==> flow/design.v <==
module adder_floating_point(
							input logic signed [31:0]  operand_normalized_ieee_a , operand_normalized_ieee_b , 
							output logic signed [31:0]  final_sum , 
							output logic zero ,
							output logic overflow ,
							output logic underflow ,
							input logic op 
							);
logic carrynan;
logic signed [24:0]  fraction_a , fraction_b ; 
logic signed [24:0] sum ; 
logic [7:0] exponent_a , exponent_b , positive_difference , biggest_exponent;
logic signB;
always_comb
	begin
	sum = 0;
	carrynan = 0;
	overflow = 0;
	underflow = 0;
	signB=op^operand_normalized_ieee_b[31];
		fraction_a [22:0] = operand_normalized_ieee_a [22:0] ;
		fraction_a[23] = 1 ;
		fraction_a[24] = 0 ;
		exponent_a = operand_normalized_ieee_a [30:23] ;
		fraction_b [22:0] = operand_normalized_ieee_b [22:0] ;
		fraction_b[23] = 1 ;
		fraction_b[24] = 0 ;
		exponent_b = operand_normalized_ieee_b [30:23] ;
	if(exponent_a >= exponent_b)
		begin	
			positive_difference = exponent_a - exponent_b;
			fraction_b >>>= positive_difference ;
			biggest_exponent = exponent_a ; 
		end
	else 
		begin
			positive_difference = exponent_b - exponent_a;
			fraction_a>>>= positive_difference ;
			biggest_exponent = exponent_b;
		end
		if (&exponent_a & ~&exponent_b)
			final_sum = operand_normalized_ieee_a ;
		else if (&exponent_b & ~&exponent_a)
			begin	
			final_sum[30:0] = operand_normalized_ieee_b[30:0] ;
			final_sum[31] = signB ;
			end
		else if (&exponent_a & &exponent_b )
			begin
					if (operand_normalized_ieee_a[31] != signB)
							final_sum = 32'b01111111100000000000000000000001 ;
						else 
							begin
								{carrynan,final_sum[22:0]} = fraction_a + fraction_b ;
								final_sum[31] = operand_normalized_ieee_a[31];
								final_sum [30:23] = biggest_exponent ;
								if(carrynan)
									final_sum = 32'b01111111100000000000000000000001 ;
							end
			end
		else if ((operand_normalized_ieee_a==0)&(operand_normalized_ieee_b==0))
						final_sum = 32'b0;
		else if ((~&exponent_a & ~&exponent_b) & (operand_normalized_ieee_a[22:0] == operand_normalized_ieee_b[22:0]) & (operand_normalized_ieee_a[31] != signB) & (exponent_a == exponent_b) )
						final_sum = 32'b0;
			else
				begin
if(operand_normalized_ieee_a[31]==signB)
begin
		sum = fraction_a + fraction_b;	
		final_sum[31]=operand_normalized_ieee_a[31];
		if (sum[24] == 1 )
		begin
			biggest_exponent= biggest_exponent + 1 ;
			sum=sum>>1;
end					
end
else
if (exponent_a > exponent_b)
begin
			sum = fraction_a - fraction_b;	
      final_sum[31]=operand_normalized_ieee_a[31];
end
else if (exponent_a < exponent_b)
  begin
		sum = fraction_b - fraction_a;	
final_sum[31]=signB;
end
else if (fraction_a>=fraction_b)
  begin
		sum=fraction_a - fraction_b;
    final_sum[31]=operand_normalized_ieee_a[31];
end
else
  begin
		sum=fraction_b - fraction_a;
	final_sum[31]=signB;
	end
        if (sum[23]==0)
        for(int i =0 ; i<=23;i=i+1)	
        begin
          if(sum[23]==0)
          begin
            if (biggest_exponent>=1) 
            begin	
            biggest_exponent=biggest_exponent-1;
            sum=sum<<1;
            end
          end
        end
 if (sum[24] == 1 )
		begin
			biggest_exponent= biggest_exponent + 1 ;
			sum=sum>>1;
			end     
final_sum[30:23]=biggest_exponent;
final_sum[22:0]=sum[22:0];
		end
if (biggest_exponent == 0)
			begin
			underflow = 1 ; 
			end
else if (biggest_exponent > 8'd254)
			begin
			overflow = 1 ;
			end
zero = (~|final_sum);
end
endmodule
module fp_adder_top (
    input  logic        clk,
    input  logic        rst,
    input  logic        start,
    input  logic [31:0] operand_normalized_ieee_a,
    input  logic [31:0] operand_normalized_ieee_b,
    input  logic        op,
    output logic [31:0] final_sum,
    output logic        finish,
    output logic        zero,
    output logic        overflow,
    output logic        underflow
);
  logic [31:0] a_q, b_q;
  logic        op_q, valid_q;
  logic [31:0] sum_d;
  logic        zero_d, overflow_d, underflow_d;
  always_ff @(posedge clk) begin
    a_q  <= operand_normalized_ieee_a;
    b_q  <= operand_normalized_ieee_b;
    op_q <= op;
    if (rst) valid_q <= 1'b0;
    else     valid_q <= start;
  end
  adder_floating_point u_add (
      .operand_normalized_ieee_a(a_q),
      .operand_normalized_ieee_b(b_q),
      .final_sum(sum_d),
      .zero(zero_d),
      .overflow(overflow_d),
      .underflow(underflow_d),
      .op(op_q)
  );
  always_ff @(posedge clk) begin
    final_sum <= sum_d;
    zero      <= zero_d;
    overflow  <= overflow_d;
    underflow <= underflow_d;
    if (rst) finish <= 1'b0;
    else     finish <= valid_q;
  end
endmodule
# == Tool chain data of fp_adder_top ==
# The steps from the RTL of fp_adder_top to its reports follow in flow order.
# Lines are those of the file above, counted from 1.
# Cell names lack the library's common part.
# The mark n/a stands for no value.
# design
design,fp_adder_top
clock_port,clk
library,sky130hd
lib_corner,tt_025C_1v80

# == Elaborated design ==
# Source: Yosys, flattened and elaborated, memories not mapped. Widths are those after wreduce; folded enables and synchronous resets count as part of the registers. Registers that Yosys merges into a memory's read port (data or address) are not register bits. Print and check cells do not count. Equal cells are merged and count once.
# bits
ff_bits,102
in_bits,68
output_inout_bits,36
wordCells,518
# classes
add_sub_neg,31
cmp,29
eq_ne,4
n_shift,2
n_mux,425
n_logic,9
n_reduce_logical,9
# op_table
operator,count
25-bit 2-to-1 mux,202
8-bit 2-to-1 mux,206
8-bit by 1-bit subtractor with 8-bit output with constant B,24
8-bit by 1-bit >= comparator with 1-bit output with constant B,24
32-bit 2-to-1 mux,5
32-bit logical NOT,2
25-bit subtractor,2
25-bit by 8-bit >>> shifter with 25-bit output,2
23-bit 2-to-1 mux,2
32-bit OR reduction,1
31-bit 2-to-1 mux,1
25-bit adder,1
25-bit >= comparator,1
24-bit 2-to-1 mux,1
23-bit equality test,1
8-bit by 1-bit adder with 8-bit output with constant B,2
8-bit subtractor,2
8-bit AND reduction,2
1-bit bitwise AND,8
8-bit >= comparator,1
8-bit greater-than comparator,1
8-bit < comparator,1
8-bit greater-than comparator with constant B,1
8-bit equality test,1
8-bit logical NOT,1
1-bit 2-to-1 mux,8
1-bit logical NOT,3
1-bit equality test,1
# Other operator kinds: 2; their cells: 2.

# == Depth ==
# Depth = most cells in a row (Yosys ltp): at word level without a register or memory, in the mapped netlist without a sequential cell, where the memories' decode and read muxes count.
# depth
ltp_word,235
ABC_AREA,1
ltp_mapped,285
depth_no_buf,270

# == After synthesis ==
# Yosys stat after the flow's synthesis: flattened, memories mapped to cells. It holds for the ABC_AREA given above (unset counts as 0); a run with the other value may have another netlist.
# by_type
cell,count,type_area_um2
nand2_1,1708,6.41E+03
o21ai_0,596,2.98E+03
inv_1,786,2950.33
dfxtp_1,102,2.04E+03
nand3_1,361,1.81E+03
ha_1,135,1689.12
nor2_1,394,1.48E+03
a21oi_1,156,780.749
nand2_2,104,650.624
xor2_1,60,525.504
nand4_1,75,469.2
clkbuf_1,115,431.664
nor2_2,52,325.312
o21a_1,41,307.795
or2_2,49,306.544
mux2i_1,26,260.25
a31oi_1,40,250.24
nand3_2,25,250.24
# Other cell types: 47; their cells: 451.
# mapped
cell_count,5276
yosys_area_um2,27103.5
seq_area_um2,2042.0
ffs,102
n_buf,204

# == Path before layout ==
# OpenSTA on the mapped netlist: ideal clock, no wires. The path of least setup slack (recovery checks aside). Input and output delay are each 20% of the period. Register names are those of the netlist, which keeps one name where synthesis merged equal registers.
# synth_path
path_type,register to register
startpoint,register a_q[23]
endpoint,register overflow
period_ns,40.0
setup_time_ns,0.078
launch_ns,0.000
arrival_time_ns,28.644
required_time_ns,39.922
slack_ns,11.278
path_delay_ns,28.722
stages,267
path_buffers,19
synth_period_reached_ns,28.722
# "path_delay_ns" = arrival - input delay + setup time.
# "stages" counts driving pins, that of a launching flip-flop among them; a cell with two outputs on the path counts twice.
# "synth_period_reached_ns" is the clock period less the worst setup slack; recovery checks do not enter. This is arithmetic on one report: input and output delays are still those of the set period (20% each).
# The rows between start and end are the longest chain of elaborated cells between them; the timing report does not say that the signal goes this way. Where chains are equally long, one stands for them.
# A line is the first line of the expression or statement that the cell stems from. Yosys adds cells for indexed reads and writes and turns some case tables into memories.
# synth_between
cell_sequence,dfxtp_1 > inv_1 > ha_1 > fa_1 > inv_1 > nand3_1 > nand2_1 > nand2_2 > nand3_4 > buf_2 > clkbuf_1 > clkbuf_1 > nor2_1 > a211oi_1 > nand2_1 > o21ai_0 > nor2_1 > o21ai_0 > (+231 left out) > ha_1 > nor2_2 > nand4_4 > nand2_2 > nand2_1 > nand3_1 > nand2_1 > inv_1 > ha_1 > nand3_1 > nor2_2 > nand2_1 > nand2_1 > nand3_2 > o21a_1 > nor2_1 > nand2_1 > nor3_1
elab_chain_len,235
cells_between,484
classes_between,add/sub (31); compare (29); eq/ne (1); shift (2); mux (409); logic (8); reduce/logical (4)
# synth_rtl
element,line,rtl
"start, declared",142,"logic [31:0] a_q, b_q;"
"start, assigned",147,a_q  <= operand_normalized_ieee_a;
8-bit subtractor,37,positive_difference = exponent_b - exponent_a;
25-bit by 8-bit >>> shifter with 25-bit output,38,fraction_a>>>= positive_difference ;
25-bit 2-to-1 mux,29,if(exponent_a >= exponent_b)
25-bit adder,69,sum = fraction_a + fraction_b;
8-bit 2-to-1 mux,71,if (sum[24] == 1 )
8-bit 2-to-1 mux,67,if(operand_normalized_ieee_a[31]==signB)
8-bit 2-to-1 mux,63,else if ((~&exponent_a & ~&exponent_b) & (operand_normalized_ieee_a[22:0] == operand_normalized_ieee_b[22:0]) ...
(+221 left out),n/a,
8-bit 2-to-1 mux,63,
8-bit 2-to-1 mux,61,else if ((operand_normalized_ieee_a==0)&(operand_normalized_ieee_b==0))
8-bit 2-to-1 mux,48,else if (&exponent_a & &exponent_b )
8-bit 2-to-1 mux,43,else if (&exponent_b & ~&exponent_a)
8-bit 2-to-1 mux,41,if (&exponent_a & ~&exponent_b)
8-bit greater-than comparator,122,else if (biggest_exponent > 8'd254)
1-bit 2-to-1 mux,122,
"end, assigned",165,overflow  <= overflow_d;
"end, declared",139,"output logic        overflow,"

# == Timing after layout ==
# Path of least setup slack in the final report of run B (OpenROAD, finished layout, wires in). Where an end is a register, its clock arrival counts in the times.
# layout_path
path_type,register to register
startpoint,register a_q[29]
endpoint,register zero
period_ns,40.0
setup_time_ns,0.06
launch_ns,0.36
arrival_time_ns,35.74
required_time_ns,40.31
slack_ns,4.57
stages,241
path_buffers,7
# The rows between start and end are the longest chain of elaborated cells between them; the timing report does not say that the signal goes this way. Where chains are equally long, one stands for them.
# layout_between
cell_sequence,dfxtp_1 > inv_1 > ha_1 > nand2_1 > inv_2 > a21oi_4 > nand2_1 > nor2_2 > nand3_1 > nand2_1 > nor2_4 > buf_12 > clkinvlp_4 > nor2_1 > o21ai_0 > o21ai_0 > o21ai_0 > nor2_1 > (+205 left out) > xor2_2 > inv_2 > ha_1 > nor2_2 > nand3_2 > nor2_1 > nor2_1 > nand2_1 > nand3_1 > nand2_1 > nand2_1 > nand3_1 > nand2_1 > a21oi_1 > nand3_1 > nor2_1 > nand2_1 > nor2_1
elab_chain_len,235
cells_between,493
classes_between,add/sub (31); compare (28); eq/ne (1); shift (2); mux (418); logic (8); reduce/logical (5)
# layout_rtl
element,line,rtl
"start, declared",142,"logic [31:0] a_q, b_q;"
"start, assigned",147,a_q  <= operand_normalized_ieee_a;
8-bit subtractor,37,positive_difference = exponent_b - exponent_a;
25-bit by 8-bit >>> shifter with 25-bit output,38,fraction_a>>>= positive_difference ;
25-bit 2-to-1 mux,29,if(exponent_a >= exponent_b)
25-bit adder,69,sum = fraction_a + fraction_b;
8-bit 2-to-1 mux,71,if (sum[24] == 1 )
8-bit 2-to-1 mux,67,if(operand_normalized_ieee_a[31]==signB)
8-bit 2-to-1 mux,63,else if ((~&exponent_a & ~&exponent_b) & (operand_normalized_ieee_a[22:0] == operand_normalized_ieee_b[22:0]) ...
(+221 left out),n/a,
8-bit 2-to-1 mux,63,
32-bit 2-to-1 mux,61,else if ((operand_normalized_ieee_a==0)&(operand_normalized_ieee_b==0))
32-bit 2-to-1 mux,48,else if (&exponent_a & &exponent_b )
31-bit 2-to-1 mux,43,else if (&exponent_b & ~&exponent_a)
32-bit 2-to-1 mux,41,if (&exponent_a & ~&exponent_b)
32-bit OR reduction,126,zero = (~|final_sum);
1-bit logical NOT,126,
"end, assigned",164,zero      <= zero_d;
"end, declared",138,"output logic        zero,"

# Settings and measured results of 3 stored flow runs for module fp_adder_top (sky130hd), not sorted in any way. The constraints put input and output delay at 20% of the set period each and load the outputs with 0.01 pF.
# "achieved_clock_period_ns" means the clock period less the worst setup slack. The figure is calculated, with input and output delays left at 20% of the set period.
# Among the settings, . means not set for that run.
# Results: . = not shown.
stored run,CELL_PAD_IN_SITES_GLOBAL_PLACEMENT,CORE_ASPECT_RATIO,CORE_UTILIZATION,CTS_CLUSTER_SIZE,GPL_ROUTABILITY_DRIVEN,GPL_TIMING_DRIVEN,PLACE_DENSITY_LB_ADDON,SETUP_SLACK_MARGIN,TNS_END_PERCENT,period_ns,CAP_MARGIN,CORE_MARGIN,SLEW_MARGIN,ABC_AREA,CTS_CLUSTER_DIAMETER,HOLD_SLACK_MARGIN,MIN_ROUTING_LAYER,synthesis_area_um2,design.die.area_um2,finish.utilization_frac,worstSetupSlack_ns,ws_hold_ns,achieved_clock_period_ns
run A,3,0.7,48,82,0,1,0.28,2.43,100,30.8,20,2,20,.,.,.,.,.,.,.,.,.,.
run B,2,1.14,40,10,0,1,.,.,75,40.0,20,4,30,1,319,0.12,met1,27103.5,71997.2,0.434,4.573,0.410,35.427
run C,.,1.14,40,.,.,0,.,.,.,40.0,20,2,20,1,.,.,met2,27103.5,69862.3,0.445,3.271,0.406,36.729
# Run A: stopped before the end: placement reported FLW-0024
